==> flow/design.v <==
module ALU (
    input [15:0] data1,
    input [15:0] data2,
    input [3:0] alu_op,  
    output reg [15:0] result
);
    always @(*) begin
        case (alu_op)
            4'b0000: result = data1 + data2;  
            4'b0001: result = data1 - data2;  
            4'b0010: result = data1 & data2;  
            4'b0011: result = data1 | data2;  
            4'b0100: result = data1 ^ data2;  
            4'b0101: result = ~data1;         
            4'b0110: result = data1 << data2[3:0];  
            4'b0111: result = data1 >> data2[3:0];  
            4'b1000: result = (data1 < data2) ? 16'b1 : 16'b0;  
            default: result = 16'b0;
        endcase
    end
endmodule
module Control_Unit (
    input [15:0] instr,
    output reg [3:0] alu_op,
    output reg mem_read,
    output reg mem_write,
    output reg reg_write,
    output reg [3:0] write_reg
);
    always @(*) begin
        case(instr[15:12])
            4'b0000: begin  
                alu_op = 4'b0000;
                mem_read = 1'b0;
                mem_write = 1'b0;
                reg_write = 1'b0;
                write_reg = 4'b0000;
            end
            4'b0001: begin  
                alu_op = 4'b0000;
                mem_read = 1'b0;
                mem_write = 1'b0;
                reg_write = 1'b1;
                write_reg = instr[11:8];
            end
            4'b0010: begin  
                alu_op = 4'b0001;
                mem_read = 1'b0;
                mem_write = 1'b0;
                reg_write = 1'b1;
                write_reg = instr[11:8];
            end
            4'b0011: begin  
                alu_op = 4'b0010;
                mem_read = 1'b0;
                mem_write = 1'b0;
                reg_write = 1'b1;
                write_reg = instr[11:8];
            end
            4'b0100: begin  
                alu_op = 4'b0011;
                mem_read = 1'b0;
                mem_write = 1'b0;
                reg_write = 1'b1;
                write_reg = instr[11:8];
            end
            4'b0101: begin  
                alu_op = 4'b0000;  
                mem_read = 1'b1;
                mem_write = 1'b0;
                reg_write = 1'b1;
                write_reg = instr[11:8];
            end
            4'b0110: begin  
                alu_op = 4'b0000;  
                mem_read = 1'b0;
                mem_write = 1'b1;
                reg_write = 1'b0;
                write_reg = 4'b0000;
            end
            default: begin
                alu_op = 4'b0000;
                mem_read = 1'b0;
                mem_write = 1'b0;
                reg_write = 1'b0;
                write_reg = 4'b0000;
            end
        endcase
    end
endmodule
module Register_File (
    input clk,
    input reset,
    input [3:0] read_reg1,
    input [3:0] read_reg2,
    input [3:0] write_reg,
    input [15:0] write_data,
    input reg_write,
    output [15:0] reg_data1,
    output [15:0] reg_data2
);
    reg [15:0] registers [0:15];
    integer i;
    always @(posedge clk or posedge reset) begin
        if(reset) begin
            for(i=0;i<16;i=i+1)
                registers[i]<=16'b0;
                end
        else if (reg_write) begin
            registers[write_reg] <= write_data;
        end
    end
    assign reg_data1 = registers[read_reg1];
    assign reg_data2 = registers[read_reg2];
endmodule
module Hazard_Detection_Unit (
    input [15:0] if_id_instr,
    input id_ex_mem_read,
    input [3:0] id_ex_write_reg,
    output reg hazard_detected
);
    always @(*) begin
        hazard_detected = (id_ex_mem_read &&
                           (id_ex_write_reg == if_id_instr[11:8] ||
                            id_ex_write_reg == if_id_instr[7:4]));
    end
endmodule
module CPU (
    input clk, 
    input reset, 
    output [15:0] pc, 
    input [15:0] instr, 
    output [15:0] alu_out, 
    output mem_read, 
    output mem_write, 
    input [15:0] mem_data
);
    reg [15:0] pc_reg;
    reg [15:0] if_id_instr;
    reg [15:0] id_ex_reg_data1, id_ex_reg_data2;
    reg [3:0] id_ex_alu_op;
    reg [15:0] id_ex_instr;
    reg id_ex_mem_read, id_ex_mem_write, id_ex_reg_write;
    reg [3:0] id_ex_write_reg;
    wire [15:0] alu_result;
    wire hazard_detected;
    wire [15:0] rf_reg_data1, rf_reg_data2;
    wire [3:0] alu_op;
    wire reg_write;
    wire [3:0] write_reg;
    wire [15:0] write_data;
    reg [15:0] ex_mem_alu_result;
    reg ex_mem_mem_read, ex_mem_mem_write, ex_mem_reg_write;
    reg [3:0] ex_mem_write_reg;
    always @(posedge clk or posedge reset) begin
        if (reset) begin
            pc_reg <= 0;
            if_id_instr <= 16'b0;
        end else if (!hazard_detected) begin
            pc_reg <= pc_reg + 1;
            if_id_instr <= instr;
        end
    end
    Control_Unit cu (
        .instr(if_id_instr), 
        .alu_op(alu_op), 
        .mem_read(mem_read), 
        .mem_write(mem_write), 
        .reg_write(reg_write), 
        .write_reg(write_reg)
    );
    Register_File rf (
        .clk(clk), 
        .reset(reset),
        .read_reg1(if_id_instr[11:8]), 
        .read_reg2(if_id_instr[7:4]), 
        .write_reg(ex_mem_write_reg), 
        .write_data(write_data), 
        .reg_write(ex_mem_reg_write), 
        .reg_data1(rf_reg_data1), 
        .reg_data2(rf_reg_data2)
    );
    ALU alu (
        .data1(id_ex_reg_data1), 
        .data2(id_ex_reg_data2), 
        .alu_op(id_ex_alu_op), 
        .result(alu_result)
    );
    Hazard_Detection_Unit hdu (
        .if_id_instr(if_id_instr),
        .id_ex_mem_read(id_ex_mem_read),
        .id_ex_write_reg(id_ex_write_reg),
        .hazard_detected(hazard_detected)
    );
    assign pc = pc_reg;
    assign alu_out = ex_mem_alu_result;
    always @(posedge clk or posedge reset) begin
        if (reset) begin
            id_ex_reg_data1 <= 16'b0;
            id_ex_reg_data2 <= 16'b0;
            id_ex_alu_op <= 4'b0;
            id_ex_instr <= 16'b0;
            id_ex_mem_read <= 1'b0;
            id_ex_mem_write <= 1'b0;
            id_ex_reg_write <= 1'b0;
            id_ex_write_reg <= 4'b0;
        end else if (!hazard_detected) begin
            id_ex_reg_data1 <= rf_reg_data1;
            id_ex_reg_data2 <= rf_reg_data2;
            id_ex_alu_op <= alu_op;
            id_ex_instr <= if_id_instr;
            id_ex_mem_read <= mem_read;
            id_ex_mem_write <= mem_write;
            id_ex_reg_write <= reg_write;
            id_ex_write_reg <= write_reg;
        end
    end
    always @(posedge clk or posedge reset) begin
        if (reset) begin
            ex_mem_alu_result <= 16'b0;
            ex_mem_mem_read <= 1'b0;
            ex_mem_mem_write <= 1'b0;
            ex_mem_reg_write <= 1'b0;
            ex_mem_write_reg <= 4'b0;
        end else begin
            ex_mem_alu_result <= alu_result;
            ex_mem_mem_read <= id_ex_mem_read;
            ex_mem_mem_write <= id_ex_mem_write;
            ex_mem_reg_write <= id_ex_reg_write;
            ex_mem_write_reg <= id_ex_write_reg;
        end
    end
    assign write_data = ex_mem_mem_read ? mem_data : ex_mem_alu_result;
endmodule
Appendix: tool output

# From RTL to reports: CPU

Tool output for the design above before and after an edit, in the order of the flow.
Lines under "original" count in the file above, lines under "edited" in the edited file.
"difference": "edited" minus "original" as printed here.
Operators: Yosys type, input widths -> output width; for muxes data width and select width s.
Library cell names are shortened.
Not given: --

Top: CPU
Clock port: clk
Standard-cell library: sky130hd
Corner: tt_025C_1v80

# Edit of the RTL

The edit as a unified diff against the file above.
A script made this edit. It changes what the design does and was not meant as an optimisation.

```diff
@@ -218,5 +218,4 @@
     always @(posedge clk or posedge reset) begin
         if (reset) begin
-            ex_mem_alu_result <= 16'b0;
             ex_mem_mem_read <= 1'b0;
             ex_mem_mem_write <= 1'b0;
@@ -224,5 +223,4 @@
             ex_mem_write_reg <= 4'b0;
         end else begin
-            ex_mem_alu_result <= alu_result;
             ex_mem_mem_read <= id_ex_mem_read;
             ex_mem_mem_write <= id_ex_mem_write;
@@ -231,4 +229,5 @@
         end
     end
+    always @(*) ex_mem_alu_result = alu_result;
     assign write_data = ex_mem_mem_read ? mem_data : ex_mem_alu_result;
 endmodule
```

# Elaborated design

Yosys after proc, flatten, opt, wreduce and memory -nomap, before mapping. Print and check cells are not counted. Equal cells are merged and count once.

Operators by class:

| element                       | original | edited | difference |
| add/subtract/negate cells     | 3        | 3      | 0 |
| $lt $le $gt $ge               | 1        | 1      | 0 |
| reduce/logical cells          | 23       | 23     | 0 |
| bitwise operators             | 4        | 4      | 0 |
| mux-type cells                | 10       | 10     | 0 |
| shift-type cells              | 2        | 2      | 0 |
| equality and inequality tests | 61       | 61     | 0 |

Operators by type and width:

| kind                  | original | edited | difference |
| $eq 4x4->1 const B    | 25       | 25     | 0 |
| $eq 4x3->1 const B    | 19       | 19     | 0 |
| $reduce_and 2->1      | 16       | 16     | 0 |
| $eq 4x2->1 const B    | 10       | 10     | 0 |
| $eq 4x1->1 const B    | 5        | 5      | 0 |
| $logic_not 4->1       | 4        | 4      | 0 |
| $mux 1                | 4        | 4      | 0 |
| $eq 4x4->1            | 2        | 2      | 0 |
| $pmux 16 s16          | 2        | 2      | 0 |
| $add 16x1->16 const B | 1        | 1      | 0 |
| $add 16x16->16        | 1        | 1      | 0 |
| $and 16x16->16        | 1        | 1      | 0 |
| $logic_and 1x1->1     | 1        | 1      | 0 |
| $logic_or 1x1->1      | 1        | 1      | 0 |
| $lt 16x16->1          | 1        | 1      | 0 |
| $mux 16               | 1        | 1      | 0 |
| $mux 4                | 1        | 1      | 0 |
| $not 16->16           | 1        | 1      | 0 |
| $or 16x16->16         | 1        | 1      | 0 |
| $pmux 16 s9           | 1        | 1      | 0 |
| $pmux 2 s3            | 1        | 1      | 0 |
| $reduce_or 5->1       | 1        | 1      | 0 |
| $shl 16x4->16         | 1        | 1      | 0 |
| $shr 16x4->16         | 1        | 1      | 0 |
| $sub 16x16->16        | 1        | 1      | 0 |
| $xor 16x16->16        | 1        | 1      | 0 |

Word-level totals:

| element                    | original | edited | difference |
| output and inout port bits | 34       | 34     | 0 |
| bits in registers          | 352      | 336    | -16 |

# Depth

Yosys ltp: most cells in a row. Word level: on the elaborated netlist, between registers, memories and ports. Mapped: between sequential cells and ports; inverters and the memories' decode and read muxes count.

Logic depth:

| element                       | original | edited | difference |
| depth in word-level cells     | 3        | 4      | +1 |
| ABC_AREA                      | 0        | 0      | -- |
| depth in mapped cells         | 14       | 15     | +1 |
| gate-level depth less buffers | 14       | 14     | 0 |

# Mapped cells and area

Source: synth_stat.txt of the flow (Yosys; design flattened, memories mapped). It holds for the ABC_AREA given above (unset counts as 0); a run with the other value may have another netlist.

Cells by type:

| cell     | original | edited | difference |
| nand2_1  | 199      | 343    | +144 |
| a21oi_1  | 211      | 96     | -115 |
| o21ai_0  | 156      | 248    | +92 |
| nor2_1   | 220      | 139    | -81 |
| mux2_2   | 21       | 55     | +34 |
| buf_2    | 48       | 26     | -22 |
| o21ai_1  | 9        | 28     | +19 |
| dfrtp_1  | 347      | 331    | -16 |
| clkbuf_1 | 94       | 108    | +14 |
| buf_1    | 0        | 13     | +13 |
| buf_4    | 13       | 1      | -12 |
| o31ai_1  | 4        | 16     | +12 |
| a221oi_1 | 10       | 21     | +11 |
| o31ai_2  | 0        | 11     | +11 |
| mux2i_1  | 36       | 27     | -9 |
| a32oi_1  | 25       | 16     | -9 |
| buf_6    | 10       | 2      | -8 |
| xnor2_1  | 33       | 26     | -7 |

Not every row of either side is listed.

Mapped netlist:

| element                            | original | edited  | difference |
| sequential part of the area (um^2) | 8709.6   | 8309.2  | -400.4 |
| mapped flip-flops                  | 348      | 332     | -16 |
| cell area after synthesis (um^2)   | 18154.9  | 17903.4 | -251.5 |
| mapped cells                       | 1954     | 1990    | +36 |
| buffers                            | 167      | 151     | -16 |

By module: a second synthesis without flattening, with its own total; a netlist apart from the flattened one above.

Second synthesis, totals:

| element                                        | original | edited  | difference |
| cells (unflattened synthesis)                  | 2055     | 2032    | -23 |
| area total of the unflattened synthesis (um^2) | 22153.7  | 21697.1 | -456.6 |

Each row is one instance without its submodules.

By module, original:

| module                | area (um^2) | times used | cells |
| Register_File         | 14358.8     | 1          | 1236 |
| ALU                   | 3933.8      | 1          | 564 |
| CPU                   | 3648.5      | 1          | 226 |
| Control_Unit          | 122.6       | 1          | 18 |
| Hazard_Detection_Unit | 90.1        | 1          | 11 |

By module, edited:

| module                | area (um^2) | times used | cells |
| Register_File         | 14358.8     | 1          | 1236 |
| ALU                   | 3933.8      | 1          | 564 |
| CPU                   | 3191.8      | 1          | 203 |
| Control_Unit          | 122.6       | 1          | 18 |
| Hazard_Detection_Unit | 90.1        | 1          | 11 |

# Path before layout

OpenSTA on the mapped netlist: ideal clock, no wires. The path of least setup slack (recovery checks aside). Input and output delay are each 20% of the period. Register names are those of the netlist, which keeps one name where synthesis merged equal registers.

Path after synthesis:

| element                             | original                  | edited                 | difference |
| path kind                           | register -> register      | register -> output     | -- |
| start                               | reg id_ex_reg_data2[4]    | reg id_ex_reg_data2[4] | -- |
| end                                 | reg ex_mem_alu_result[15] | out alu_out[15]        | -- |
| data required time (ps)             | 3368                      | 2800                   | -568 |
| delay of the path (ps)              | 2950                      | 3077                   | +127 |
| slack (ps)                          | 550                       | -277                   | -827 |
| arrival time (ps)                   | 2818                      | 3077                   | +259 |
| driving pins on the path            | 13                        | 15                     | +2 |
| launch time at the first pin (ps)   | 0                         | 0                      | 0 |
| clock period (ps)                   | 3500                      | 3500                   | 0 |
| period reached after synthesis (ps) | 2950                      | 3777                   | +827 |

"delay of the path" = arrival - input delay + setup time.
At an output port there is no setup time.
"driving pins on the path" counts driving pins, that of a launching flip-flop among them; a cell with two outputs on the path counts twice.
"period reached after synthesis" = period - worst setup slack (recovery checks aside). The figure is calculated, with input and output delays left at 20% of the set period.
The rows between start and end are the longest chain of elaborated cells between them; the timing report does not say that the signal goes this way. Where chains are equally long, one stands for them.
A line is the first line of the expression or statement that the cell stems from. Yosys adds cells for indexed reads and writes and turns some case tables into memories.

Between the ends, after synthesis, original:
Cells stage by stage: dfrtp_1 > or3_4 > nor3_1 > and3b_1 > a31oi_1 > xnor2_1 > ha_1 > and2_1 > and3_2 > a221o_1 > a31oi_1 > xnor2_1 > o211ai_2
Length of the longest elaborated chain: 2
Elaborated cells between the ends (all ways): 3
Those cells by class: add/sub: 2; mux: 1

RTL lines, path after synthesis, original:

| element         | line | source |
| start, declared | 140  | `reg [15:0] id_ex_reg_data1, id_ex_reg_data2;` |
| start, assigned | 200  | `id_ex_reg_data2 <= 16'b0;` |
| start, assigned | 209  | `id_ex_reg_data2 <= rf_reg_data2;` |
| $sub 16x16->16  | 10   | `4'b0001: result = data1 - data2;` |
| $pmux 16 s9     | 8    | `case (alu_op)` |
| end, assigned   | 220  | `ex_mem_alu_result <= 16'b0;` |
| end, assigned   | 226  | `ex_mem_alu_result <= alu_result;` |
| end, declared   | 152  | `reg [15:0] ex_mem_alu_result;` |

Between the ends, after synthesis, edited:
Cells stage by stage: dfrtp_1 > buf_6 > nor4_4 > nor3b_1 > a31oi_1 > xnor2_1 > ha_1 > a21o_1 > a21oi_1 > nand2_1 > a21oi_1 > a31oi_2 > xnor2_2 > buf_6 > o211ai_2
Length of the longest elaborated chain: 2
Elaborated cells between the ends (all ways): 3
Those cells by class: add/sub: 2; mux: 1

RTL lines, path after synthesis, edited:

| element         | line | source |
| start, declared | 140  | `reg [15:0] id_ex_reg_data1, id_ex_reg_data2;` |
| start, assigned | 200  | `id_ex_reg_data2 <= 16'b0;` |
| start, assigned | 209  | `id_ex_reg_data2 <= rf_reg_data2;` |
| $sub 16x16->16  | 10   | `4'b0001: result = data1 - data2;` |
| $pmux 16 s9     | 8    | `case (alu_op)` |
| end, declared   | 133  | `output [15:0] alu_out,` |

# Worst path after layout

From the final timing report of each run of pair A: the path of least setup slack in the routed layout; clock arrival at registers is part of the times.
The report prints the path's times to 10 ps; the period is as set.

Path after layout:

| element                           | original                  | edited                 | difference |
| path kind                         | register -> register      | register -> output     | -- |
| start                             | reg id_ex_reg_data2[4]    | reg id_ex_reg_data2[6] | -- |
| end                               | reg ex_mem_alu_result[15] | out alu_out[12]        | -- |
| data required time (ps)           | 3580                      | 2510                   | -1070 |
| launch time at the first pin (ps) | 570                       | 560                    | -10 |
| driving pins on the path          | 13                        | 16                     | +3 |
| slack (ps)                        | 90                        | -1040                  | -1130 |
| arrival time (ps)                 | 3490                      | 3550                   | +60 |
| clock period (ps)                 | 3140                      | 3140                   | 0 |

The rows between start and end are the longest chain of elaborated cells between them; the timing report does not say that the signal goes this way. Where chains are equally long, one stands for them.

Between the ends, after layout, original:
Cells stage by stage: dfrtp_1 > or3_4 > nor3_4 > and3b_2 > a31oi_1 > xnor2_1 > ha_1 > a21o_1 > a21o_1 > a221o_1 > a31oi_1 > xnor2_1 > o211ai_2
Length of the longest elaborated chain: 2
Elaborated cells between the ends (all ways): 3
Those cells by class: add/sub: 2; mux: 1

RTL lines, path after layout, original:

| element         | line | source |
| start, declared | 140  | `reg [15:0] id_ex_reg_data1, id_ex_reg_data2;` |
| start, assigned | 200  | `id_ex_reg_data2 <= 16'b0;` |
| start, assigned | 209  | `id_ex_reg_data2 <= rf_reg_data2;` |
| $sub 16x16->16  | 10   | `4'b0001: result = data1 - data2;` |
| $pmux 16 s9     | 8    | `case (alu_op)` |
| end, assigned   | 220  | `ex_mem_alu_result <= 16'b0;` |
| end, assigned   | 226  | `ex_mem_alu_result <= alu_result;` |
| end, declared   | 152  | `reg [15:0] ex_mem_alu_result;` |

Between the ends, after layout, edited:
Cells stage by stage: dfrtp_1 > nor4_4 > buf_4 > nand2_4 > nor3b_4 > nor2_1 > xnor2_1 > ha_1 > buf_6 > a21oi_4 > o21a_1 > o21ai_2 > a21oi_1 > a21bo_2 > or2_4 > buf_6
Length of the longest elaborated chain: 2
Elaborated cells between the ends (all ways): 3
Those cells by class: add/sub: 2; mux: 1

RTL lines, path after layout, edited:

| element         | line | source |
| start, declared | 140  | `reg [15:0] id_ex_reg_data1, id_ex_reg_data2;` |
| start, assigned | 200  | `id_ex_reg_data2 <= 16'b0;` |
| start, assigned | 209  | `id_ex_reg_data2 <= rf_reg_data2;` |
| $sub 16x16->16  | 10   | `4'b0001: result = data1 - data2;` |
| $pmux 16 s9     | 8    | `case (alu_op)` |
| end, declared   | 133  | `output [15:0] alu_out,` |

# Measured runs

Runs of the flow (Yosys, OpenROAD) on both versions; the two runs of a pair have the same settings. The constraints put input and output delay at 20% of the set period each and load the outputs with 0.01 pF.

Flow settings, pair A:
CORE_UTILIZATION: 40
SETUP_SLACK_MARGIN: 1.5
period_ns: 3.14
CAP_MARGIN: 20
CORE_MARGIN: 2
SLEW_MARGIN: 20

Final reports, pair A:

| element                                   | original | edited  | difference |
| full die area (um^2)                      | 47106.4  | 46466.1 | -640.3 |
| total power after layout (µW)             | 18188    | 20639   | +2451 |
| utilization after routing (%)             | 59.5     | 53.8    | -5.7 |
| netlist area reported by Yosys (um^2)     | 18154.9  | 17903.4 | -251.5 |
| worst-case hold slack (ps)                | 386      | 387     | +1 |
| total negative slack on setup checks (ps) | 0        | -32922  | -32922 |
| worst slack on setup checks (ps)          | 94       | -1042   | -1136 |

Flow settings, pair B:
ABC_AREA: 0
CAP_MARGIN: 20
CELL_PAD_IN_SITES_DETAIL_PLACEMENT: 0
CELL_PAD_IN_SITES_GLOBAL_PLACEMENT: 0
CORE_UTILIZATION: 54
CTS_CLUSTER_SIZE: 94
MAX_ROUTING_LAYER: met4
SETUP_SLACK_MARGIN: -0.09
SLEW_MARGIN: 25
period_ns: 2.25
CORE_MARGIN: 2

Final reports, pair B:

| element                                   | original | edited  | difference |
| full die area (um^2)                      | 35103.8  | 34627.6 | -476.2 |
| total power after layout (µW)             | 24631    | 28799   | +4168 |
| utilization after routing (%)             | 71.5     | 75.2    | +3.7 |
| netlist area reported by Yosys (um^2)     | 18154.9  | 17903.4 | -251.5 |
| total negative slack on setup checks (ps) | -8973    | -258889 | -249916 |
| worst slack on setup checks (ps)          | -908     | -1866   | -958 |

"total power after layout" is the tool's figure for a default switching activity; nothing was simulated.
